==> flow/design.v <==
module DECODER(
input  wire [3:2] ALU_FUN,
output reg Arith_Enable,
output reg Logic_Enable,
output reg CMP_Enable, 
output reg Shift_Enable
);
always @(*)
   begin
     Arith_Enable   = 1'b0;
	 Logic_Enable = 1'b0;
	 CMP_Enable   = 1'b0;
	 Shift_Enable = 1'b0;
     case(ALU_FUN)
	     2'b00 : Arith_Enable = 1'b1;
	     2'b01 : Logic_Enable = 1'b1;
	     2'b10 : CMP_Enable   = 1'b1;
	     2'b11 : Shift_Enable = 1'b1;
	  endcase
   end 
 endmodule
module ARITHMETIC_UNIT #(parameter width = 16 , Arith_width = width + width )(
input wire signed [width-1:0] A,
input wire signed [width-1:0] B, 
input wire [1:0] ALU_FUN,
input wire Arith_Enable,
input wire CLK,
input wire RST,
output reg signed [Arith_width-1:0] Arith_OUT,
output reg        Carry_OUT,
output reg        Arith_Flag
);
reg [Arith_width-1:0] Arith_OUT0;
reg                   Carry_OUT0;
reg                   Arith_Flag0;
always @(posedge CLK, negedge RST)
  begin 
    if(!RST)
	 begin
	    Arith_OUT <= 'b0;
		Carry_OUT <= 16'b0;
		Arith_Flag<= 1'b0;
	 end
	else
	 begin
	    Arith_OUT <= Arith_OUT0;
		if(Arith_Enable)
		  Carry_OUT <= Carry_OUT0;
		Arith_Flag<= Arith_Flag0;
	 end
  end
always @(*)
  begin
     if(Arith_Enable)
	 begin
	     Arith_Flag0 = 1'b1;
	     case(ALU_FUN)
		     2'b00 : {Carry_OUT0,Arith_OUT0} = A+B;
			 2'b01 : {Carry_OUT0,Arith_OUT0} = A-B;
			 2'b10 : {Carry_OUT0,Arith_OUT0} = A*B;
			 2'b11 : {Carry_OUT0,Arith_OUT0} = (B == 0) ? 1'sb0 : A/B;
		  endcase
	 end
	 else
	   begin
	     Arith_OUT0  = 'b0;
		 Carry_OUT0  = 1'b0;
		 Arith_Flag0 = 1'b0;
	   end
  end
endmodule
module LOGIC_UNIT #(parameter width = 16 , Logic_width = width)(
input wire  [width-1:0] A,
input wire  [width-1:0] B, 
input wire [1:0] ALU_FUN,
input wire Logic_Enable,
input wire CLK,
input wire RST,
output reg [Logic_width-1:0] Logic_OUT,
output reg         Logic_Flag
);
reg [Logic_width-1:0] Logic_OUT0; 
reg                   Logic_Flag0 ;
always @(posedge CLK, negedge RST)
  begin
    if(!RST)
	 begin
	    Logic_OUT <= 'b0;
		Logic_Flag<= 1'b0;
	 end
	else
	 begin
	  Logic_OUT <= Logic_OUT0;
		Logic_Flag<= Logic_Flag0;
	 end
  end
always @(*)
  begin
     if(Logic_Enable)
	 begin
	     Logic_Flag0 = 1'b1;
	     case(ALU_FUN)
		   2'b00 : Logic_OUT0 = A&B;
			 2'b01 : Logic_OUT0 = A|B;
			 2'b10 : Logic_OUT0 = ~(A&B);
			 2'b11 : Logic_OUT0 = ~(A|B);
		  endcase
	 end
	 else
	   begin
	     Logic_OUT0  = 'b0;
		 Logic_Flag0 = 1'b0;
	   end
  end
endmodule
module CMP_UNIT #(parameter width = 16 , CMP_width   = width )(
input wire  [width-1:0] A,
input wire  [width-1:0] B, 
input wire [1:0] ALU_FUN,
input wire CMP_Enable,
input wire CLK,
input wire RST,
output reg [CMP_width-1:0] CMP_OUT,
output reg         CMP_Flag
);
reg [CMP_width-1:0] CMP_OUT0;
reg                 CMP_Flag0 ;
reg [CMP_width-1:0] EQ ;
reg [CMP_width-1:0] GR ; 
reg [CMP_width-1:0] LW;
always @(posedge CLK , negedge RST)
  begin
    if(!RST)
	 begin
	    CMP_OUT <= 'b0;
		CMP_Flag<= 1'b0;
	 end
	else
	 begin
	    CMP_OUT <= CMP_OUT0;
		CMP_Flag<= CMP_Flag0;
	 end
  end
always @(*)
  begin
     if(A==B)
       EQ ='b1;
     else 
       EQ ='b0;
     if(A>B)
       GR ='b10;
     else 
       GR ='b0;
     if(A<B)
       LW ='b11;
     else 
       LW ='b0;
     if(CMP_Enable)
	   begin
	     CMP_Flag0 = 1'b1;
	     case(ALU_FUN)
		     2'b00 : CMP_OUT0 = 'b0;
			 2'b01 : CMP_OUT0 = EQ;
			 2'b10 : CMP_OUT0 = GR;
			 2'b11 : CMP_OUT0 = LW;
		  endcase
	   end
	 else
	   begin
	     CMP_OUT0  = 'b0;
		 CMP_Flag0 = 1'b0;
	   end
  end
endmodule
module SHIFT_UNIT #(parameter width = 16 , Shift_width = width)(
input wire  [width-1:0] A,
input wire  [width-1:0] B, 
input wire [1:0] ALU_FUN,
input wire Shift_Enable,
input wire CLK,
input wire RST,
output reg [Shift_width-1:0] Shift_OUT,
output reg         Shift_Flag
);
reg [Shift_width-1:0] Shift_OUT0;
reg                   Shift_Flag0 ;
always @(posedge CLK, negedge RST)
  begin
    if(!RST)
	 begin
	    Shift_OUT <= 'b0;
		Shift_Flag<= 1'b0;
	 end
	else
	 begin
	    Shift_OUT <= Shift_OUT0;
		Shift_Flag<= Shift_Flag0;
	 end
  end
always @(*)
  begin
     if(Shift_Enable)
	 begin
	     Shift_Flag0 = 1'b1;
	     case(ALU_FUN)
		     2'b00 : Shift_OUT0 = A>>1'b1;
			 2'b01 : Shift_OUT0 = A<<1'b1;
			 2'b10 : Shift_OUT0 = B>>1'b1;
			 2'b11 : Shift_OUT0 = B<<1'b1;
		  endcase
	 end
	 else
	   begin
	     Shift_OUT0  = 'b0;
		 Shift_Flag0 = 1'b0;
	   end
  end
endmodule
module ALU_Top #(parameter width = 16 ,
                   Arith_width = width + width ,
                   Logic_width = width,	
                   CMP_width   = width,
                   Shift_width = width)(
input wire [width-1:0] A,
input wire [width-1:0] B,
input wire CLK,
input wire RST,
input wire [3:0] ALU_FUN,
output wire [Arith_width-1:0]  Arith_OUT,
output wire                    Carry_OUT,
output wire                    Arith_Flag,
output wire [Logic_width-1:0]  Logic_OUT,  
output wire                    Logic_Flag,
output wire [CMP_width-1:0]    CMP_OUT,    
output wire                    CMP_Flag,
output wire [Shift_width-1:0]  Shift_OUT,
output wire                    Shift_Flag
);
wire Arith_Enable ,Logic_Enable , CMP_Enable , Shift_Enable;
DECODER u_decoder(
.ALU_FUN(ALU_FUN[3:2]),
.Arith_Enable(Arith_Enable),
.Logic_Enable(Logic_Enable),
.CMP_Enable(CMP_Enable),
.Shift_Enable(Shift_Enable)
);
ARITHMETIC_UNIT #(.width(width),.Arith_width(Arith_width)) u_arithmatic(
.A(A),
.B(B),
.ALU_FUN(ALU_FUN[1:0]),
.CLK(CLK),
.RST(RST),
.Arith_Enable(Arith_Enable),
.Arith_OUT(Arith_OUT),
.Carry_OUT(Carry_OUT),
.Arith_Flag(Arith_Flag)
);
LOGIC_UNIT #(.width(width),.Logic_width(Logic_width)) u_logic(
.A(A),
.B(B),
.ALU_FUN(ALU_FUN[1:0]),
.CLK(CLK),
.RST(RST),
.Logic_Enable(Logic_Enable),
.Logic_OUT(Logic_OUT),
.Logic_Flag(Logic_Flag)
);
CMP_UNIT #(.width(width),.CMP_width(CMP_width)) u_cmp(
.A(A),
.B(B),
.ALU_FUN(ALU_FUN[1:0]),
.CLK(CLK),
.RST(RST),
.CMP_Enable(CMP_Enable),
.CMP_OUT(CMP_OUT),
.CMP_Flag(CMP_Flag)
);
SHIFT_UNIT #(.width(width),.Shift_width(Shift_width)) u_shift(
.A(A),
.B(B),
.ALU_FUN(ALU_FUN[1:0]),
.CLK(CLK),
.RST(RST),
.Shift_Enable(Shift_Enable),
.Shift_OUT(Shift_OUT),
.Shift_Flag(Shift_Flag)
);
endmodule
; From RTL to reports: ALU_Top
; The steps from the RTL of ALU_Top to its reports follow in flow order.
; Line numbers count from 1 in the design file above.
; Operators carry their Yosys type and port widths (W data, S select, Z words).
; Library cell names are shortened.
; Not given: n/a
[design]
top_module = ALU_Top
clock = CLK
library = sky130hd
corner = tt_025C_1v80

; Elaborated design
; Source: Yosys, flattened and elaborated, memories not mapped. Widths are those after wreduce. Registers that Yosys merges into a memory's read port (data or address) are not register bits. Print and check cells do not count. Equal cells are merged and count once.
[op_classes]
n_addsub = 2
n_mul = 1
n_div = 1
compare = 2
eq_ne = 7
n_shift = 0
muxes = 20
n_logic = 4
n_reduce_logical = 7
[ops]
columns = operator, count
row1 = $div A16 B16 Y33, 1
row2 = $mul A16 B16 Y32, 1
row3 = $pmux W16 S4, 3
row4 = $pmux W33 S4, 1
row5 = $mux W16, 3
row6 = $mux W33, 1
row7 = $not A16 Y16, 2
row8 = $mux W32, 1
row9 = $add A16 B16 Y17, 1
row10 = $sub A16 B16 Y17, 1
row11 = $gt A16 B16 Y1, 1
row12 = $lt A16 B16 Y1, 1
row13 = $eq A16 B16 Y1, 1
row14 = $and A16 B16 Y16, 1
row15 = $or A16 B16 Y16, 1
row16 = $logic_not A16 Y1, 1
row17 = $reduce_or A3 Y1, 4
row18 = $eq A2 B2 Y1 const B, 4
row19 = $pmux W1 S2, 4
row20 = $mux W1, 5
row21 = $eq A2 B1 Y1 const B, 2
row22 = $logic_not A2 Y1, 2
row23 = $mux W2, 2
[bits]
register_bits = 85
latchBits = 0
ram_bits = 0
rom_bits = 0
clocked_rd_ports_x_width = 0
memories = 0
inputBits = 38
out_inout_bits = 85
elab_cells = 53

; Depth
; Depth = most cells in a row (Yosys ltp): at word level without a register or memory, in the mapped netlist without a sequential cell, where the memories' decode and read muxes count.
[depth]
ltp_word = 4
ABC_AREA = 0
depth_mapped = 367
depth_no_buf = 335

; After synthesis
; Source: synth_stat.txt of the flow (Yosys; design flattened, memories mapped). It holds for the ABC_AREA given above (unset counts as 0); a run with the other value may have another netlist.
[by_type]
columns = cell, count, area_total_um2
row1 = ha_1, 695, 8695.84
row2 = fa_1, 264, 5.29E+03
row3 = xnor2_1, 308, 2.7E+03
row4 = nand2_1, 629, 2.36E+03
row5 = a21oi_1, 470, 2.35E+03
row6 = nor2_1, 591, 2.22E+03
row7 = inv_1, 486, 1824.25
row8 = dfrtp_1, 71, 1.78E+03
row9 = a21o_1, 215, 1.61E+03
row10 = o21ai_0, 318, 1.59E+03
row11 = xor2_1, 159, 1.39E+03
row12 = o21a_1, 137, 1.03E+03
row13 = nor3_1, 178, 890.854
row14 = mux2_2, 58, 653.126
row15 = clkbuf_1, 155, 581.808
row16 = o211ai_1, 71, 533.011
row17 = nand3_1, 104, 520.499
row18 = nor2b_1, 78, 487.968
; Not listed: further types 95, cells in them 1294.
[mapped]
cells = 6281
synth_area_um2 = 46377.0
sequential_area_um2 = 1776.7
flip_flops = 71
buf_cells = 229
; The figures by module come from a second, unflattened synthesis with its own total; it is not the netlist above.
[unflattened]
hier_cells = 6390
hier_area_um2 = 47154.0
; Each row is one instance without its submodules.
[by_module]
columns = mod, n_inst, n_cells, mod_area_um2, mod_seq_area_um2
row1 = ARITHMETIC_UNIT, 1, 6190, 44944.4, 850.8
row2 = LOGIC_UNIT, 1, 56, 807.0, 425.4
row3 = SHIFT_UNIT, 1, 55, 732.0, 425.4
row4 = CMP_UNIT, 1, 85, 644.4, 75.1
row5 = DECODER, 1, 4, 26.3, 0.0
row6 = ALU_Top, 1, 0, 0.0, 0.0

; Timing after synthesis
; OpenSTA on the mapped netlist: ideal clock, no wires. The path of least setup slack (recovery checks aside). Input and output delay are each 20% of the period. Register names are those of the netlist, which keeps one name where synthesis merged equal registers.
[synth_path]
path_type = input-to-reg
startpoint = in B[0]
endpoint = reg u_arithmatic.Arith_OUT[22]
tclk_ps = 95000
input_delay_ps = 19000
setup_ps = 137
t_first_pin_ps = 19000
arrival_time_ps = 91627
t_required_ps = 94863
setup_slack_ps = 3236
delay_ps = 72764
stages = 336
n_path_buf = 51
synth_period_reached_ps = 91764
; "delay_ps" = arrival - input delay + setup time.
; "stages" counts driving pins, that of a launching flip-flop among them; a cell with two outputs on the path counts twice.
; "synth_period_reached_ps" is the clock period less the worst setup slack; recovery checks do not enter. This is arithmetic on one report: input and output delays are still those of the set period (20% each).
; Between the ends stands the longest chain of elaborated cells between them, by number of cells; it is not shown to be the way that was timed. Of several equally long chains one is given.
; A line is the first line of the expression or statement that the cell stems from. Yosys adds cells for indexed reads and writes and turns some case tables into memories.
[synth_between]
cell_sequence = inv_1 buf_1 ha_1 or3b_1 or4_4 o21ai_4 nand4_2 nor2_4 and2_1 nand3b_1 inv_1 nand2_1 a21o_1 nor2_1 ha_1 o21a_1 o21a_1 nor2_1 [300 not listed] ha_1 a21o_1 a21o_1 a21oi_1 nor2b_1 o21ai_0 nand2b_1 a21oi_1 and3_1 clkbuf_1 ha_1 inv_1 nor4_1 nand4_1 or2_2 o31ai_1 xnor2_1 o22ai_1
elab_chain_len = 4
cells_between = 8
cone_lines = 6
cone_classes = 2 x add/sub; 1 x mul; 1 x div; 3 x mux; 1 x reduce/logical
[synth_lines]
columns = item, line
row1 = start: declaration, 225  ; input wire [width-1:0] B,
row2 = $div A16 B16 Y33, 61  ; 2'b11 : {Carry_OUT0,Arith_OUT0} = (B == 0) ? 1'sb0 : A/B;
row3 = $mux W33, 61
row4 = $pmux W33 S4, 57  ; case(ALU_FUN)
row5 = $mux W32, 54  ; if(Arith_Enable)
row6 = end: assignment, 40  ; Arith_OUT <= 'b0;
row7 = end: assignment, 46  ; Arith_OUT <= Arith_OUT0;
row8 = end: declaration, 29  ; output reg signed [Arith_width-1:0] Arith_OUT,

; Worst path after layout
; Path of least setup slack in the final report of run 3 (OpenROAD, finished layout, wires in). Where an end is a register, its clock arrival counts in the times.
; The path's times are printed in steps of 10 ps; the period is the one set.
[layout_path]
path_type = input-to-reg
startpoint = in B[5]
endpoint = reg u_arithmatic.Arith_OUT[22]
tclk_ps = 92700
input_delay_ps = 18540
setup_ps = 150
t_first_pin_ps = 18540
arrival_time_ps = 89730
t_required_ps = 92940
setup_slack_ps = 3210
stages = 314
n_path_buf = 26
; Between the ends stands the longest chain of elaborated cells between them, by number of cells; it is not shown to be the way that was timed. Of several equally long chains one is given.
[layout_between]
cell_sequence = clkdlybuf4s50_1 or3_4 or4_4 o21ai_4 nand4_2 nor2_4 and2_2 nand3b_1 inv_1 nand2_1 a21o_1 nor2_1 ha_1 o21a_1 o21a_1 nor2_1 nor2_1 mux2_2 [278 not listed] a21o_1 a21o_1 a21oi_1 nor2b_1 o21ai_0 nand2b_1 a21oi_1 and3_1 ha_1 inv_1 nor4_4 buf_4 nand4_1 buf_6 or2_2 o31ai_1 xnor2_1 o22ai_1
elab_chain_len = 4
cells_between = 8
cone_lines = 6
cone_classes = 2 x add/sub; 1 x mul; 1 x div; 3 x mux; 1 x reduce/logical
[layout_lines]
columns = item, line
row1 = start: declaration, 225  ; input wire [width-1:0] B,
row2 = $div A16 B16 Y33, 61  ; 2'b11 : {Carry_OUT0,Arith_OUT0} = (B == 0) ? 1'sb0 : A/B;
row3 = $mux W33, 61
row4 = $pmux W33 S4, 57  ; case(ALU_FUN)
row5 = $mux W32, 54  ; if(Arith_Enable)
row6 = end: assignment, 40  ; Arith_OUT <= 'b0;
row7 = end: assignment, 46  ; Arith_OUT <= Arith_OUT0;
row8 = end: declaration, 29  ; output reg signed [Arith_width-1:0] Arith_OUT,

# Flow runs of ALU_Top

4 stored runs of ALU_Top in the flow (synthesis by Yosys, layout by OpenROAD, sky130hd cells), in arbitrary order. Constraints: input delay and output delay 20% of the set period each, output load 0.01 pF.
"worst_setup_path_time_ps" = time allowed to the worst setup path (clock period - input delay - output delay, where it has them) - its slack; a late launch clock adds to it, a late capture clock takes from it.
"worst_setup_path_time_ps" is given in steps of 10 ps.

# run 1
==> flow/run.sh <==
#!/bin/bash
# the make line also repeats the synthesis and layout settings of config.mk as NAME=value (left out here)
make -C /OpenROAD-flow-scripts/flow DESIGN_CONFIG=/design/flow/config.mk WORK_HOME=/design/flow/orfs CLKGATE_MAP_FILE= finish
==> flow/config.mk <==
export PLATFORM = sky130hd
export DESIGN_NAME = ALU_Top
export DESIGN_NICKNAME = ALU_Top
export VERILOG_FILES = /design/flow/design.v
export SDC_FILE = /design/flow/constraint.sdc
export NUM_CORES = 4
export LEC_CHECK = 0
export ABC_AREA = 0
export CAP_MARGIN = 5
export CORE_ASPECT_RATIO = 1.83
export CORE_MARGIN = 6
export CORE_UTILIZATION = 56
export CTS_CLUSTER_DIAMETER = 156
export CTS_CLUSTER_SIZE = 18
export GPL_TIMING_DRIVEN = 1
export HOLD_SLACK_MARGIN = 0.02
export MIN_ROUTING_LAYER = met2
export SLEW_MARGIN = 25
export TNS_END_PERCENT = 50
==> flow/constraint.sdc <==
create_clock -name core_clock -period 68.8 [get_ports {CLK}]
set_input_delay 13.7600 -clock core_clock [delete_from_list [all_inputs] [get_ports {CLK}]]
set_output_delay 13.7600 -clock core_clock [all_outputs]
set_load 0.01 [all_outputs]

==> run 1: results <==
outcome="not finished: routing ended with error GRT-0116"

# run 2
==> flow/run.sh <==
#!/bin/bash
# the make line also repeats the synthesis and layout settings of config.mk as NAME=value (left out here)
make -C /OpenROAD-flow-scripts/flow DESIGN_CONFIG=/design/flow/config.mk WORK_HOME=/design/flow/orfs CLKGATE_MAP_FILE= finish
==> flow/config.mk <==
export PLATFORM = sky130hd
export DESIGN_NAME = ALU_Top
export DESIGN_NICKNAME = ALU_Top
export VERILOG_FILES = /design/flow/design.v
export SDC_FILE = /design/flow/constraint.sdc
export NUM_CORES = 4
export LEC_CHECK = 0
export ABC_AREA = 0
export CAP_MARGIN = 20
export CORE_ASPECT_RATIO = 1.83
export CORE_MARGIN = 6
export CORE_UTILIZATION = 56
export CTS_CLUSTER_DIAMETER = 156
export CTS_CLUSTER_SIZE = 18
export GPL_TIMING_DRIVEN = 0
export MIN_ROUTING_LAYER = met2
export SLEW_MARGIN = 25
export TNS_END_PERCENT = 50
==> flow/constraint.sdc <==
create_clock -name core_clock -period 68.8 [get_ports {CLK}]
set_input_delay 13.7600 -clock core_clock [delete_from_list [all_inputs] [get_ports {CLK}]]
set_output_delay 13.7600 -clock core_clock [all_outputs]
set_load 0.01 [all_outputs]

==> run 2: results <==
outcome="not finished: routing ended with error GRT-0116"

# run 3
==> flow/run.sh <==
#!/bin/bash
# the make line also repeats the synthesis and layout settings of config.mk as NAME=value (left out here)
make -C /OpenROAD-flow-scripts/flow DESIGN_CONFIG=/design/flow/config.mk WORK_HOME=/design/flow/orfs CLKGATE_MAP_FILE= finish
==> flow/config.mk <==
export PLATFORM = sky130hd
export DESIGN_NAME = ALU_Top
export DESIGN_NICKNAME = ALU_Top
export VERILOG_FILES = /design/flow/design.v
export SDC_FILE = /design/flow/constraint.sdc
export NUM_CORES = 4
export LEC_CHECK = 0
export CAP_MARGIN = 20
export CORE_MARGIN = 2
export CORE_UTILIZATION = 34
export SLEW_MARGIN = 20
==> flow/constraint.sdc <==
create_clock -name core_clock -period 92.7 [get_ports {CLK}]
set_input_delay 18.5400 -clock core_clock [delete_from_list [all_inputs] [get_ports {CLK}]]
set_output_delay 18.5400 -clock core_clock [all_outputs]
set_load 0.01 [all_outputs]

==> run 3: results <==
synth_chip_area_um2=46377.0
design.die.area_um2=139372.0
finalCellArea_um2=53517.6
timing.setup.ws_ps=3206
fin_tns_ps=0
worst_setup_path_time_ps=70950
worst_setup_path_type="input-to-reg"

# run 4
==> flow/run.sh <==
#!/bin/bash
# the make line also repeats the synthesis and layout settings of config.mk as NAME=value (left out here)
make -C /OpenROAD-flow-scripts/flow DESIGN_CONFIG=/design/flow/config.mk WORK_HOME=/design/flow/orfs CLKGATE_MAP_FILE= finish
==> flow/config.mk <==
export PLATFORM = sky130hd
export DESIGN_NAME = ALU_Top
export DESIGN_NICKNAME = ALU_Top
export VERILOG_FILES = /design/flow/design.v
export SDC_FILE = /design/flow/constraint.sdc
export NUM_CORES = 4
export LEC_CHECK = 0
export CAP_MARGIN = 20
export CELL_PAD_IN_SITES_GLOBAL_PLACEMENT = 1
export CORE_ASPECT_RATIO = 1.09
export CORE_MARGIN = 4
export CORE_UTILIZATION = 62
export CTS_CLUSTER_DIAMETER = 397
export GPL_TIMING_DRIVEN = 0
export SLEW_MARGIN = 20
export TNS_END_PERCENT = 85
==> flow/constraint.sdc <==
create_clock -name core_clock -period 69.8 [get_ports {CLK}]
set_input_delay 13.9600 -clock core_clock [delete_from_list [all_inputs] [get_ports {CLK}]]
set_output_delay 13.9600 -clock core_clock [all_outputs]
set_load 0.01 [all_outputs]

==> run 4: results <==
outcome="not finished: placement ended with error GPL-0301"
